==> flow/design.v <==
module mult32(input clk,
	      input rst,
	      input en,
	      input [31:0] a,
	      input [31:0] b,
	      output [31:0] z,
				output output_ready);
reg [49:0] temp_out ;
reg s_a, s_b, s_z;
reg [9:0] e_a, e_b, e_z;
reg [23:0] m_a, m_b, m_z;
reg guard, round, lonz;
reg [31:0] Z, temp2;
reg out_ready;
reg [31:0] z_q;
reg out_ready_q;
reg [5:0] diff2;
reg [15:0] val16;
reg [7:0] val8;
reg [3:0] val4;
always@(posedge clk)
begin
	if(rst == 1)
	begin
		Z = 32'd0;
		out_ready = 0;
	end
	else if(en == 0)
	begin
		out_ready = 0;
	end
	else if(en == 1)
	begin 
		s_a = a[31];
		s_b = b[31];
		e_a = a[30:23] - 127;
		e_b = b[30:23] - 127;
		m_a[22:0] = a[22:0];
		m_b[22:0] = b[22:0];
		m_a[23] = 1;
		m_b[23] = 1;
		if((e_a == 128 && m_a[22:0] != 0) || (e_b == 128 && m_b[22:0] != 0))
		begin
			Z[31] = 1;
			Z[30:23] = 8'hff;
			Z[22] = 1;
			Z[21:0] = 0;
			out_ready = 1;
		end
		else if(e_a == 128)
		begin
			if(($signed(e_b) == -127) && (m_b[22:0] == 0))
			begin
				Z[31] = 1;
				Z[30:23] = 8'hff;
				Z[22] = 1;
				Z[21:0] = 0;
				out_ready = 1;
			end
			else
			begin
				Z[31] = s_a ^ s_b;
				Z[30:23] = 8'hff;
				Z[22:0] = 0;
				out_ready = 1;
			end
		end
		else if(e_b == 128)
		begin
			if(($signed(e_a) == -127) && (m_a[22:0] == 0))
			begin
				Z[31] = 1;
				Z[30:23] = 8'hff;
				Z[22] = 1;
				Z[21:0] = 0;
				out_ready = 1;
			end
			else
			begin
				Z[31] = s_a ^ s_b;
				Z[30:23] = 8'hff;
				Z[22:0] = 0;
				out_ready = 1;
			end
		end
		else if($signed(e_a) == -127 && m_a[22:0] == 23'd0)  	
		begin	   
			Z[31] = s_a ^ s_b;
			Z[30:23] = 0;
			Z[22:0] = 0;
			out_ready = 1;
		end
		else if($signed(e_b) == -127 && m_b[22:0] == 23'd0)	
		begin	   
			Z[31] = s_a ^ s_b;
			Z[30:23] = 0;
			Z[22:0] = 0;
			out_ready = 1;
		end
		else
		begin
			s_z = s_a ^ s_b;
			e_z = e_a + e_b + 1;
			temp_out = m_a * m_b * 4;
			m_z = temp_out [49:26];
			guard = temp_out [25];
			round = temp_out [24];
			lonz = (temp_out[23:0] != 0);
			if(m_z[23] == 0)
			begin
				temp2 [23:0] = m_z[23:0];
				temp2 [31:24] = 0;
				if (temp2 == 0)
				begin 
					diff2 = 32;
				end
				else
				begin
    			diff2[5] = 1'b0;
  		  	diff2[4] = (temp2[31:16] == 16'b0);
    			val16 = diff2[4] ? temp2[15:0] : temp2[31:16];
    			diff2[3] = (val16[15:8] == 8'b0);
    			val8 = diff2[3] ? val16[7:0] : val16 [15:8];
    			diff2[2] = (val8[7:4] == 4'b0);
    			val4 = diff2[2] ? val8[3:0] : val8[7:4];
    			diff2[1] = (val4[3:2] == 2'b0);
    			diff2[0] = diff2[1] ? ~val4[1] : ~val4[3];
				end
				m_z = m_z << (diff2 - 8);
				e_z = e_z - (diff2 - 8);
			end
			if (guard && (round | lonz | m_z[0]))
			begin
				m_z = m_z + 1;
				if(m_z == 24'hffffff)
				begin
					e_z = e_z + 1;
				end
			end
			Z[22:0] = m_z [22:0];
			Z[31:23] = e_z [7:0] + 127;	
			Z[31] = s_z;
			if($signed(e_z) < -126)
			begin
				Z[31:0] = 0; 
			end
			if($signed(e_z) == -126 && m_z[23] == 0)
			begin
				Z[30:23] = 0;
			end	
			if($signed(e_z) > 127)
			begin
				Z[22:0] = 0;
				Z[30:23] = 8'hff;
				Z[31] = s_z;
			end
			out_ready = 1;		
		end
	end
	z_q <= Z;
	out_ready_q <= out_ready;
end
assign z = z_q;
assign output_ready = out_ready_q;
endmodule	
module adder32(input clk,
						 input rst,
						 input en,
						 input [31:0] a,
						 input [31:0] b,
						 output [31:0] z,
						 output output_ready);
reg s_a, s_b, s_z;
reg [9:0] e_a, e_b, e_z, e_min, diff;
reg [26:0] m_a, m_b;
reg [23:0] m_z;
reg [27:0] temp;
reg guard, round, lonz;
reg [31:0] Z, temp2;
reg out_ready;
reg [31:0] z_q;
reg out_ready_q;
reg [5:0] diff2;
reg [15:0] val16;
reg [7:0] val8;
reg [3:0] val4;
always@(posedge clk)
begin		
	if(rst == 1)
	begin
		diff = 0;
		diff2 = 0;
		Z = 32'd0;
		out_ready = 0;
		temp = 0;
	end
	else if (en == 0)
	begin
		out_ready = 0;
	end
	else if (en == 1)
	begin
		s_a = a[31];
		s_b = b[31];
		e_a = a[30:23] - 127;
		e_b = b[30:23] - 127;
		m_a[26] = 1;
		m_b[26] = 1;
		m_a [25:3]= a[22:0];
		m_b [25:3]= b[22:0];
		m_a [2:0] = 3'd0;
		m_b [2:0] = 3'd0;
		if((e_a == 128 && m_a[25:0] != 0) || (e_b == 128 && m_b[25:0] != 0))
		begin
			Z[31] = 1;
			Z[30:23] = 8'hff;
			Z[22] = 1;
			Z[21:0] = 0;
			out_ready = 1;
		end
		else if(e_a == 128)
		begin
			Z[31] = s_a;
			Z[30:23] = 8'hff;
			Z[22:0] = 0;
			out_ready = 1;
		end
		else if(e_b == 128)
		begin
			Z[31] = s_b;
			Z[30:23] = 8'hff;
			Z[22:0] = 0;
			out_ready = 1;
		end
		else if(($signed(e_a) == -127 && m_a[25:0] == 0) && ($signed(e_b) == -127 && m_b[25:0] == 0))
		begin	   
			Z[31] = s_a & s_b;
			Z[30:23] = 0;
			Z[22:0] = 0;
			out_ready = 1;
		end
		else if($signed(e_a) == -127 && m_a[25:0] == 0) 	
		begin	   
			Z[31] = s_b;
			Z[30:23] = e_b[7:0] + 127;
			Z[22:0] = m_b[25:3];
			out_ready = 1;
		end
		else if($signed(e_b) == -127 && m_b[25:0] == 0)  	
		begin	   
			Z[31] = s_a;
			Z[30:23] = e_a[7:0] + 127;
			Z[22:0] = m_a[25:3];
			out_ready = 1;
		end
		else if(($signed(e_a) == $signed(e_b)) && (m_a == m_b) && (s_a != s_b))			
		begin
			Z[31] = 0;
			Z[30:23] = 0;
			Z[22:0] = 0;
			out_ready = 1;
		end
		else
		begin
			if($signed(e_a) > $signed(e_b))
			begin
				diff = e_a - e_b;
				e_b = e_b + diff;
				m_b = m_b >> diff;
				m_b[0] = m_b[0] | m_b[1];
			end
			else if ($signed(e_a) < $signed(e_b))
			begin
				diff = e_b - e_a;
				e_a = e_a + diff;
				m_a = m_a >> diff;
				m_a[0] = m_a[0] | m_a[1];
			end
			e_z = e_a;
			if(s_a == s_b)
			begin
				temp = m_a + m_b;
				s_z = s_a;
			end
			else
			begin
				if(m_a >= m_b)
				begin
					temp = m_a - m_b;
					s_z = s_a;
				end
				else
				begin
					temp = m_b - m_a;
					s_z = s_b;
				end
			end
			if(temp[27] == 1)
			begin
				m_z = temp[27:4];
				e_z = e_z + 1;
				guard = temp[3];
				round = temp[2];
				lonz = temp[1] | temp[0];
			end
			else
			begin
				m_z = temp[26:3];
				guard = temp[2];
				round = temp[1];
				lonz = temp[0];
				m_z[0] = guard;
			end
			if(m_z [23] == 0)
			begin
				temp2 [23:0] = m_z;
				temp2 [31:24] = 0;
				if (temp2 == 0)
				begin 
					diff2 = 32;
				end
				else
				begin
    			diff2[5] = 1'b0;
  		  	diff2[4] = (temp2[31:16] == 16'b0);
    			val16 = diff2[4] ? temp2[15:0] : temp2[31:16];
    			diff2[3] = (val16[15:8] == 8'b0);
    			val8 = diff2[3] ? val16[7:0] : val16 [15:8];
    			diff2[2] = (val8[7:4] == 4'b0);
    			val4 = diff2[2] ? val8[3:0] : val8[7:4];
    			diff2[1] = (val4[3:2] == 2'b0);
    			diff2[0] = diff2[1] ? ~val4[1] : ~val4[3];
				end
				m_z = m_z << (diff2 - 8);
				e_z = e_z - (diff2 - 8);
			end
			if(guard && (round | lonz | m_z[0]))
			begin
				m_z = m_z + 1;
				if(m_z == 24'hffffff)
				begin
					e_z = e_z + 1;
				end
			end
			Z[22:0] = m_z [22:0];
			Z[30:23] = e_z[7:0] + 127;	
			Z[31] = s_z;
			if($signed(e_z) < -126)
			begin
				Z[31:0] = 0; 
			end
			if($signed(e_z) == -127 && m_z[23] == 0)
				Z[30:23] = 0;
			if ($signed(e_z) == -127 && m_z[23:0] == 24'h0)
			          Z[31] = 0;  
			if($signed(e_z) > 127)
			begin
				Z[22:0] = 0;
				Z[30:23] = 8'hff;
				Z[31] = s_z;
			end
			out_ready = 1;	
		end
	end
	z_q <= Z;
	out_ready_q <= out_ready;
end
assign z = z_q;
assign output_ready = out_ready_q;
endmodule
module PE (input [31:0] x, input [31:0] w, input [31:0] acc, output reg [31:0] res, input clk, output reg [31:0] wout);
  reg [31:0] S1;
  wire [31:0] addout,multout;
  always @(posedge clk) begin
    res <= addout;
    wout <= w;
  end
mult32 m1(.clk(clk),.en(1'b1),.rst(1'b0),.a(x),.b(w),.z(multout),.output_ready());
adder32 a1(.clk(clk),.en(1'b1),.rst(1'b0),.a(multout),.b(acc),.z(addout),.output_ready());
endmodule
Hand-over note for PE

* Tool chain data of PE *
Each step is given for the RTL above and for the edited RTL.
Lines under "original" count in the file above, lines under "edited" in the edited file.
"change" is "edited" less "original", of the values as shown; "relative change" is that difference over "original", in percent.
Operators carry their Yosys type and port widths (W data, S select, Z words).
A cell with -- has no value.

set-up
  design top = PE
  clock port = clk
  standard-cell library = sky130hd
  timing corner = tt_025C_1v80

* Edit of the RTL *
The edit as a unified diff against the file above.
A script made this edit. It changes what the design does and was not meant as an optimisation.

begin of diff
@@ -374,6 +374,6 @@
   always @(posedge clk) begin
     res <= addout;
-    wout <= w;
   end
+  always @(*) wout = w;
 mult32 m1(.clk(clk),.en(1'b1),.rst(1'b0),.a(x),.b(w),.z(multout),.output_ready());
 adder32 a1(.clk(clk),.en(1'b1),.rst(1'b0),.a(multout),.b(acc),.z(addout),.output_ready());
end of diff

* Word level *
Source: Yosys, flattened and elaborated, memories not mapped. Widths are those after wreduce. Registers that Yosys merges into a memory's read port (data or address) are not register bits. Print and check cells do not count. Equal cells are merged and count once.

bit counts
  what                     original  edited  change  relative change (%)
  bits in registers        128       96      -32     -25.00
  output and inout bits    64        64      0       0.00
  cells after elaboration  413       412     -1      -0.24

cells by class
  what                   original  edited  change  relative change (%)
  $add $sub $neg         25        25      0       0.00
  $mul                   1         1       0       0.00
  magnitude comparators  7         7       0       0.00
  equal/unequal tests    16        16      0       0.00
  shift-type cells       4         4       0       0.00
  muxes and demuxes      295       295     0       0.00
  bitwise logic cells    15        15      0       0.00
  reduce/logical cells   42        42      0       0.00

Operator kinds equal on both sides are left out: 53.

* Depth *
Depth = most cells in a row (Yosys ltp): at word level without a register or memory, in the mapped netlist without a sequential cell, where the memories' decode and read muxes count.

logic depth
  what                          original  edited  change  relative change (%)
  word-level depth              79        79      0       0.00
  ABC_AREA                      0         0       --      --
  mapped depth                  74        78      +4      +5.41
  mapped depth without buffers  65        64      -1      -1.54

* Synthesis result *
The flow's flattened synthesis, as Yosys stat reports it; memories are mapped. The netlist is that of the ABC_AREA named above (0 if unset); the other value can give another one.

cells by type
  cell                       original  edited  change  relative change (%)
  sky130_fd_sc_hd__nor2_1    425       361     -64     -15.06
  sky130_fd_sc_hd__a21oi_1   315       275     -40     -12.70
  sky130_fd_sc_hd__nand2_1   717       679     -38     -5.30
  sky130_fd_sc_hd__clkbuf_1  262       224     -38     -14.50
  sky130_fd_sc_hd__buf_4     8         44      +36     +450.00
  sky130_fd_sc_hd__a211oi_1  74        40      -34     -45.95
  sky130_fd_sc_hd__dfxtp_1   128       96      -32     -25.00
  sky130_fd_sc_hd__nor2b_1   39        19      -20     -51.28
  sky130_fd_sc_hd__nand3_1   159       140     -19     -11.95
  sky130_fd_sc_hd__a21o_1    70        89      +19     +27.14
  sky130_fd_sc_hd__or4_1     13        26      +13     +100.00
  sky130_fd_sc_hd__o211ai_1  67        55      -12     -17.91
  sky130_fd_sc_hd__o31ai_1   29        40      +11     +37.93
  sky130_fd_sc_hd__or2_2     29        18      -11     -37.93
  sky130_fd_sc_hd__a211o_1   28        17      -11     -39.29
  sky130_fd_sc_hd__a32oi_1   21        32      +11     +52.38
  sky130_fd_sc_hd__and4_1    19        8       -11     -57.89
  sky130_fd_sc_hd__xnor2_1   176       186     +10     +5.68

Cell types equal on both sides are left out: 24.
The list need not be complete.

synthesis totals
  what                  original  edited   change   relative change (%)
  cells in the netlist  5783      5536     -247     -4.27
  mapped area (µm²)     43555.5   42142.9  -1412.6  -3.24
  flip-flops            128       96       -32      -25.00

By module: a second synthesis without flattening, with its own total; a netlist apart from the flattened one above.

second synthesis, totals
  what                                           original  edited   change   relative change (%)
  cells (unflattened synthesis)                  6136      5817     -319     -5.20
  area total of the unflattened synthesis (µm²)  46320.7   44117.3  -2203.4  -4.76

Each row is one instance without its submodules.

modules, original
  module   times used  cells  area (µm²)
  mult32   1           3112   25938.6
  adder32  1           2958   19093.3
  PE       1           66     1288.7

modules, edited
  module   times used  cells  area (µm²)
  mult32   1           3112   25938.6
  adder32  1           2639   17290.3
  PE       1           66     888.4

* Path before layout *
Path of least setup slack by OpenSTA after synthesis, without wires, with an ideal clock, recovery checks aside; 20% of the period is set as input and as output delay. Where synthesis merged equal registers, the netlist keeps one of their names.

timing path after synthesis
  what                               original           edited             change  relative change (%)
  path type                          input to register  input to register  --      --
  start point                        in acc[27]         in acc[27]         --      --
  end point                          reg a1.z_q[28]     reg a1.z_q[29]     --      --
  clock period (ns)                  18.0               18.0               0.0     0.00
  external input delay (ns)          3.600              3.600              0.000   0.00
  setup time (ns)                    0.058              0.125              +0.067  --
  launch time at the first pin (ns)  3.600              3.600              0.000   0.00
  arrival (ns)                       16.735             16.769             +0.034  +0.20
  data required time (ns)            17.942             17.875             -0.067  -0.37
  setup slack (ns)                   1.207              1.106              -0.101  --
  path delay (ns)                    13.193             13.294             +0.101  +0.77
  stages                             71                 62                 -9      -12.68
  path buffers                       9                  7                  -2      -22.22
  synthesis period reached (ns)      16.793             16.894             +0.101  +0.60

"path delay" = arrival - input delay + setup time.
"stages" counts driving pins, that of a launching flip-flop among them; a cell with two outputs on the path counts twice.
"synthesis period reached" is the clock period less the worst setup slack; recovery checks do not enter. This is arithmetic on one report: input and output delays are still those of the set period (20% each).
The rows between start and end are the longest chain of elaborated cells between them; the timing report does not say that the signal goes this way. Where chains are equally long, one stands for them.
Each line given opens the expression or statement behind the cell; cells for indexed reads and writes are added by Yosys, which also makes memories of some case tables.

between the ends, after synthesis, original
  cells stage by stage = sky130_fd_sc_hd__buf_2 > sky130_fd_sc_hd__nand2_1 > sky130_fd_sc_hd__nor2_1 > sky130_fd_sc_hd__xnor2_1 > sky130_fd_sc_hd__inv_1 > sky130_fd_sc_hd__ha_1 > sky130_fd_sc_hd__inv_1 > sky130_fd_sc_hd__nor3_1 > sky130_fd_sc_hd__a221o_1 > sky130_fd_sc_hd__o211ai_2 > sky130_fd_sc_hd__a31o_2 > sky130_fd_sc_hd__buf_2 > sky130_fd_sc_hd__nor2_1 > sky130_fd_sc_hd__clkbuf_1 > sky130_fd_sc_hd__buf_1 > sky130_fd_sc_hd__buf_1 > sky130_fd_sc_hd__a21oi_1 > sky130_fd_sc_hd__nand2_1 > [35 not listed] > sky130_fd_sc_hd__ha_1 > sky130_fd_sc_hd__and2_1 > sky130_fd_sc_hd__and2_1 > sky130_fd_sc_hd__buf_2 > sky130_fd_sc_hd__xnor2_1 > sky130_fd_sc_hd__nand4_1 > sky130_fd_sc_hd__a2111oi_0 > sky130_fd_sc_hd__nand3_1 > sky130_fd_sc_hd__nor3_1 > sky130_fd_sc_hd__xnor2_1 > sky130_fd_sc_hd__inv_1 > sky130_fd_sc_hd__ha_1 > sky130_fd_sc_hd__nand2_1 > sky130_fd_sc_hd__o211a_1 > sky130_fd_sc_hd__a2111oi_2 > sky130_fd_sc_hd__or4_1 > sky130_fd_sc_hd__a31oi_1 > sky130_fd_sc_hd__a211o_1
  length of the longest elaborated chain = 77
  elaborated cells on any way between the ends = 239

RTL lines, path after synthesis, original
  what              RTL line  source
  from (decl)       371       module PE (input [31:0] x, input [31:0] w, input [31:0] acc, output reg [31:0] res, input clk, output reg [31: ...
  $sub A8 B7 Y9     206       e_b = b[30:23] - 127;
  $sub A9 B9 Y10    274       diff = e_b - e_a;
  $shr A27 B10 Y27  276       m_a = m_a >> diff;
  $or A1 B1 Y1      277       m_a[0] = m_a[0] | m_a[1];
  $mux W1           272       else if ($signed(e_a) < $signed(e_b))
  $mux W27          265       if($signed(e_a) > $signed(e_b))
  $mux W27          256       else if(($signed(e_a) == $signed(e_b)) && (m_a == m_b) && (s_a != s_b))
  [63 not listed]   --
  $mux W32          348       if($signed(e_z) < -126)
  $mux W8           352       if($signed(e_z) == -127 && m_z[23] == 0)
  $mux W8           356       if($signed(e_z) > 127)
  $mux W8           256
  $mux W8           249       else if($signed(e_b) == -127 && m_b[25:0] == 0)
  $mux W8           242       else if($signed(e_a) == -127 && m_a[25:0] == 0)
  $mux W8           235       else if(($signed(e_a) == -127 && m_a[25:0] == 0) && ($signed(e_b) == -127 && m_b[25:0] == 0))
  to (assign)       365       z_q <= Z;
  to (decl)         181       reg [31:0] z_q;

between the ends, after synthesis, edited
  cells stage by stage = sky130_fd_sc_hd__buf_2 > sky130_fd_sc_hd__nand2_1 > sky130_fd_sc_hd__or3_1 > sky130_fd_sc_hd__and2_1 > sky130_fd_sc_hd__inv_1 > sky130_fd_sc_hd__ha_1 > sky130_fd_sc_hd__clkbuf_1 > sky130_fd_sc_hd__o21ai_0 > sky130_fd_sc_hd__o221ai_2 > sky130_fd_sc_hd__a311o_1 > sky130_fd_sc_hd__nand3_2 > sky130_fd_sc_hd__clkbuf_1 > sky130_fd_sc_hd__mux2_2 > sky130_fd_sc_hd__a2111oi_2 > sky130_fd_sc_hd__a211oi_1 > sky130_fd_sc_hd__a21o_1 > sky130_fd_sc_hd__nor3_2 > sky130_fd_sc_hd__nor2_1 > [26 not listed] > sky130_fd_sc_hd__nand3_1 > sky130_fd_sc_hd__and2_1 > sky130_fd_sc_hd__o32ai_1 > sky130_fd_sc_hd__ha_1 > sky130_fd_sc_hd__inv_1 > sky130_fd_sc_hd__or4_1 > sky130_fd_sc_hd__a21oi_1 > sky130_fd_sc_hd__o2111ai_1 > sky130_fd_sc_hd__nor4b_4 > sky130_fd_sc_hd__o211ai_1 > sky130_fd_sc_hd__mux2_2 > sky130_fd_sc_hd__inv_1 > sky130_fd_sc_hd__ha_1 > sky130_fd_sc_hd__a21boi_0 > sky130_fd_sc_hd__nand2b_1 > sky130_fd_sc_hd__a41oi_1 > sky130_fd_sc_hd__o211ai_1 > sky130_fd_sc_hd__nand3b_1
  length of the longest elaborated chain = 77
  elaborated cells on any way between the ends = 239

RTL lines, path after synthesis, edited
  what              RTL line  source
  from (decl)       371       module PE (input [31:0] x, input [31:0] w, input [31:0] acc, output reg [31:0] res, input clk, output reg [31: ...
  $sub A8 B7 Y9     206       e_b = b[30:23] - 127;
  $sub A9 B9 Y10    274       diff = e_b - e_a;
  $shr A27 B10 Y27  276       m_a = m_a >> diff;
  $or A1 B1 Y1      277       m_a[0] = m_a[0] | m_a[1];
  $mux W1           272       else if ($signed(e_a) < $signed(e_b))
  $mux W27          265       if($signed(e_a) > $signed(e_b))
  $mux W27          256       else if(($signed(e_a) == $signed(e_b)) && (m_a == m_b) && (s_a != s_b))
  [63 not listed]   --
  $mux W32          348       if($signed(e_z) < -126)
  $mux W8           352       if($signed(e_z) == -127 && m_z[23] == 0)
  $mux W8           356       if($signed(e_z) > 127)
  $mux W8           256
  $mux W8           249       else if($signed(e_b) == -127 && m_b[25:0] == 0)
  $mux W8           242       else if($signed(e_a) == -127 && m_a[25:0] == 0)
  $mux W8           235       else if(($signed(e_a) == -127 && m_a[25:0] == 0) && ($signed(e_b) == -127 && m_b[25:0] == 0))
  to (assign)       365       z_q <= Z;
  to (decl)         181       reg [31:0] z_q;

* Timing after layout *
Path of least setup slack in the final report of each run of pair 1 (OpenROAD, finished layout, wires in). Where an end is a register, its clock arrival counts in the times.

timing path after layout
  what                               original           edited             change  relative change (%)
  path type                          input to register  input to register  --      --
  start point                        in acc[24]         in acc[25]         --      --
  end point                          reg a1.z_q[28]     reg a1.z_q[18]     --      --
  clock period (ns)                  18.0               18.0               0.0     0.00
  external input delay (ns)          3.60               3.60               0.00    0.00
  setup time (ns)                    0.05               0.07               +0.02   --
  launch time at the first pin (ns)  3.60               3.60               0.00    0.00
  arrival (ns)                       17.68              17.62              -0.06   -0.34
  data required time (ns)            18.43              18.29              -0.14   -0.76
  setup slack (ns)                   0.75               0.67               -0.08   --
  stages                             60                 58                 -2      -3.33
  path buffers                       6                  8                  +2      +33.33

The rows between start and end are the longest chain of elaborated cells between them; the timing report does not say that the signal goes this way. Where chains are equally long, one stands for them.

between the ends, after layout, original
  cells stage by stage = sky130_fd_sc_hd__clkdlybuf4s50_1 > sky130_fd_sc_hd__nand3_2 > sky130_fd_sc_hd__nor2_1 > sky130_fd_sc_hd__xnor2_1 > sky130_fd_sc_hd__inv_1 > sky130_fd_sc_hd__ha_1 > sky130_fd_sc_hd__inv_1 > sky130_fd_sc_hd__a21oi_1 > sky130_fd_sc_hd__a221o_1 > sky130_fd_sc_hd__o211ai_2 > sky130_fd_sc_hd__a31o_2 > sky130_fd_sc_hd__buf_4 > sky130_fd_sc_hd__a2111oi_1 > sky130_fd_sc_hd__a211oi_2 > sky130_fd_sc_hd__o2111a_1 > sky130_fd_sc_hd__o41ai_4 > sky130_fd_sc_hd__a21oi_1 > sky130_fd_sc_hd__fa_1 > [24 not listed] > sky130_fd_sc_hd__buf_4 > sky130_fd_sc_hd__o22ai_1 > sky130_fd_sc_hd__a222oi_1 > sky130_fd_sc_hd__buf_4 > sky130_fd_sc_hd__and4_1 > sky130_fd_sc_hd__and3_1 > sky130_fd_sc_hd__nor2_1 > sky130_fd_sc_hd__nor3_2 > sky130_fd_sc_hd__buf_4 > sky130_fd_sc_hd__xnor2_1 > sky130_fd_sc_hd__inv_1 > sky130_fd_sc_hd__ha_1 > sky130_fd_sc_hd__nand2_1 > sky130_fd_sc_hd__o211a_1 > sky130_fd_sc_hd__a2111oi_4 > sky130_fd_sc_hd__or4_1 > sky130_fd_sc_hd__a31oi_1 > sky130_fd_sc_hd__a211o_1
  length of the longest elaborated chain = 77
  elaborated cells on any way between the ends = 239

RTL lines, path after layout, original
  what              RTL line  source
  from (decl)       371       module PE (input [31:0] x, input [31:0] w, input [31:0] acc, output reg [31:0] res, input clk, output reg [31: ...
  $sub A8 B7 Y9     206       e_b = b[30:23] - 127;
  $sub A9 B9 Y10    274       diff = e_b - e_a;
  $shr A27 B10 Y27  276       m_a = m_a >> diff;
  $or A1 B1 Y1      277       m_a[0] = m_a[0] | m_a[1];
  $mux W1           272       else if ($signed(e_a) < $signed(e_b))
  $mux W27          265       if($signed(e_a) > $signed(e_b))
  $mux W27          256       else if(($signed(e_a) == $signed(e_b)) && (m_a == m_b) && (s_a != s_b))
  [63 not listed]   --
  $mux W32          348       if($signed(e_z) < -126)
  $mux W8           352       if($signed(e_z) == -127 && m_z[23] == 0)
  $mux W8           356       if($signed(e_z) > 127)
  $mux W8           256
  $mux W8           249       else if($signed(e_b) == -127 && m_b[25:0] == 0)
  $mux W8           242       else if($signed(e_a) == -127 && m_a[25:0] == 0)
  $mux W8           235       else if(($signed(e_a) == -127 && m_a[25:0] == 0) && ($signed(e_b) == -127 && m_b[25:0] == 0))
  to (assign)       365       z_q <= Z;
  to (decl)         181       reg [31:0] z_q;

between the ends, after layout, edited
  cells stage by stage = sky130_fd_sc_hd__clkdlybuf4s50_1 > sky130_fd_sc_hd__nand3_4 > sky130_fd_sc_hd__or3_1 > sky130_fd_sc_hd__and2_1 > sky130_fd_sc_hd__inv_1 > sky130_fd_sc_hd__ha_1 > sky130_fd_sc_hd__o21ai_0 > sky130_fd_sc_hd__o221ai_2 > sky130_fd_sc_hd__a311o_1 > sky130_fd_sc_hd__buf_4 > sky130_fd_sc_hd__a31oi_2 > sky130_fd_sc_hd__a311o_1 > sky130_fd_sc_hd__buf_12 > sky130_fd_sc_hd__mux4_2 > sky130_fd_sc_hd__nand3_1 > sky130_fd_sc_hd__nand2_1 > sky130_fd_sc_hd__nor2_2 > sky130_fd_sc_hd__buf_4 > [22 not listed] > sky130_fd_sc_hd__nor4_4 > sky130_fd_sc_hd__inv_2 > sky130_fd_sc_hd__mux2i_1 > sky130_fd_sc_hd__mux2i_1 > sky130_fd_sc_hd__mux2i_1 > sky130_fd_sc_hd__o211ai_1 > sky130_fd_sc_hd__nor4_4 > sky130_fd_sc_hd__and4b_1 > sky130_fd_sc_hd__a31oi_1 > sky130_fd_sc_hd__nor4b_4 > sky130_fd_sc_hd__buf_4 > sky130_fd_sc_hd__o2111ai_1 > sky130_fd_sc_hd__or3_1 > sky130_fd_sc_hd__and3b_1 > sky130_fd_sc_hd__nor3_4 > sky130_fd_sc_hd__buf_12 > sky130_fd_sc_hd__a32oi_1 > sky130_fd_sc_hd__a21oi_1
  length of the longest elaborated chain = 75
  elaborated cells on any way between the ends = 232

RTL lines, path after layout, edited
  what              RTL line  source
  from (decl)       371       module PE (input [31:0] x, input [31:0] w, input [31:0] acc, output reg [31:0] res, input clk, output reg [31: ...
  $sub A8 B7 Y9     206       e_b = b[30:23] - 127;
  $sub A9 B9 Y10    274       diff = e_b - e_a;
  $shr A27 B10 Y27  276       m_a = m_a >> diff;
  $or A1 B1 Y1      277       m_a[0] = m_a[0] | m_a[1];
  $mux W1           272       else if ($signed(e_a) < $signed(e_b))
  $mux W27          265       if($signed(e_a) > $signed(e_b))
  $mux W27          256       else if(($signed(e_a) == $signed(e_b)) && (m_a == m_b) && (s_a != s_b))
  [61 not listed]   --
  $mux W10          213       if((e_a == 128 && m_a[25:0] != 0) || (e_b == 128 && m_b[25:0] != 0))
  $lt A10 B8 Y1     348       if($signed(e_z) < -126)
  $mux W32          348
  $mux W23          356       if($signed(e_z) > 127)
  $mux W23          256
  $mux W23          249       else if($signed(e_b) == -127 && m_b[25:0] == 0)
  $mux W23          242       else if($signed(e_a) == -127 && m_a[25:0] == 0)
  to (assign)       365       z_q <= Z;
  to (decl)         181       reg [31:0] z_q;

* Layout results *
Runs of the flow (Yosys, OpenROAD) on both versions; the two runs of a pair have the same settings. The constraints put input and output delay at 20% of the set period each and load the outputs with 0.01 pF.

flow settings, pair 1
  CORE_UTILIZATION = 40
  period_ns = 18.0
  CAP_MARGIN = 20
  CORE_MARGIN = 2
  SLEW_MARGIN = 20

measured results, pair 1
  what                                original  edited    change   relative change (%)
  post-synthesis cell area (µm²)      43555.5   42142.9   -1412.6  -3.24
  die outline area (µm²)              111546.0  107968.0  -3578.0  -3.21
  post-layout utilization             0.47      0.457     -0.013   --
  setup slack of the worst path (ns)  0.745     0.667     -0.078   --
  achieved clock period (ns)          17.255    17.333    +0.078   +0.45

flow settings, pair 2
  CELL_PAD_IN_SITES_DETAIL_PLACEMENT = 1
  CORE_UTILIZATION = 34
  CTS_CLUSTER_DIAMETER = 127
  GPL_ROUTABILITY_DRIVEN = 1
  GPL_TIMING_DRIVEN = 0
  MAX_ROUTING_LAYER = met5
  PLACE_DENSITY_LB_ADDON = 0.15
  SETUP_SLACK_MARGIN = -0.09
  TNS_END_PERCENT = 40
  period_ns = 18.9
  CAP_MARGIN = 20
  CORE_MARGIN = 2
  SLEW_MARGIN = 20

measured results, pair 2
  what                                original  edited    change   relative change (%)
  post-synthesis cell area (µm²)      43555.5   42142.9   -1412.6  -3.24
  die outline area (µm²)              130982.0  126782.0  -4200.0  -3.21
  post-layout utilization             0.389     0.392     +0.003   --
  setup slack of the worst path (ns)  0.237     0.381     +0.144   --
  achieved clock period (ns)          18.663    18.519    -0.144   -0.77

"achieved clock period" = clock period - worst setup slack. The figure is calculated, with input and output delays left at 20% of the set period.

End of note.
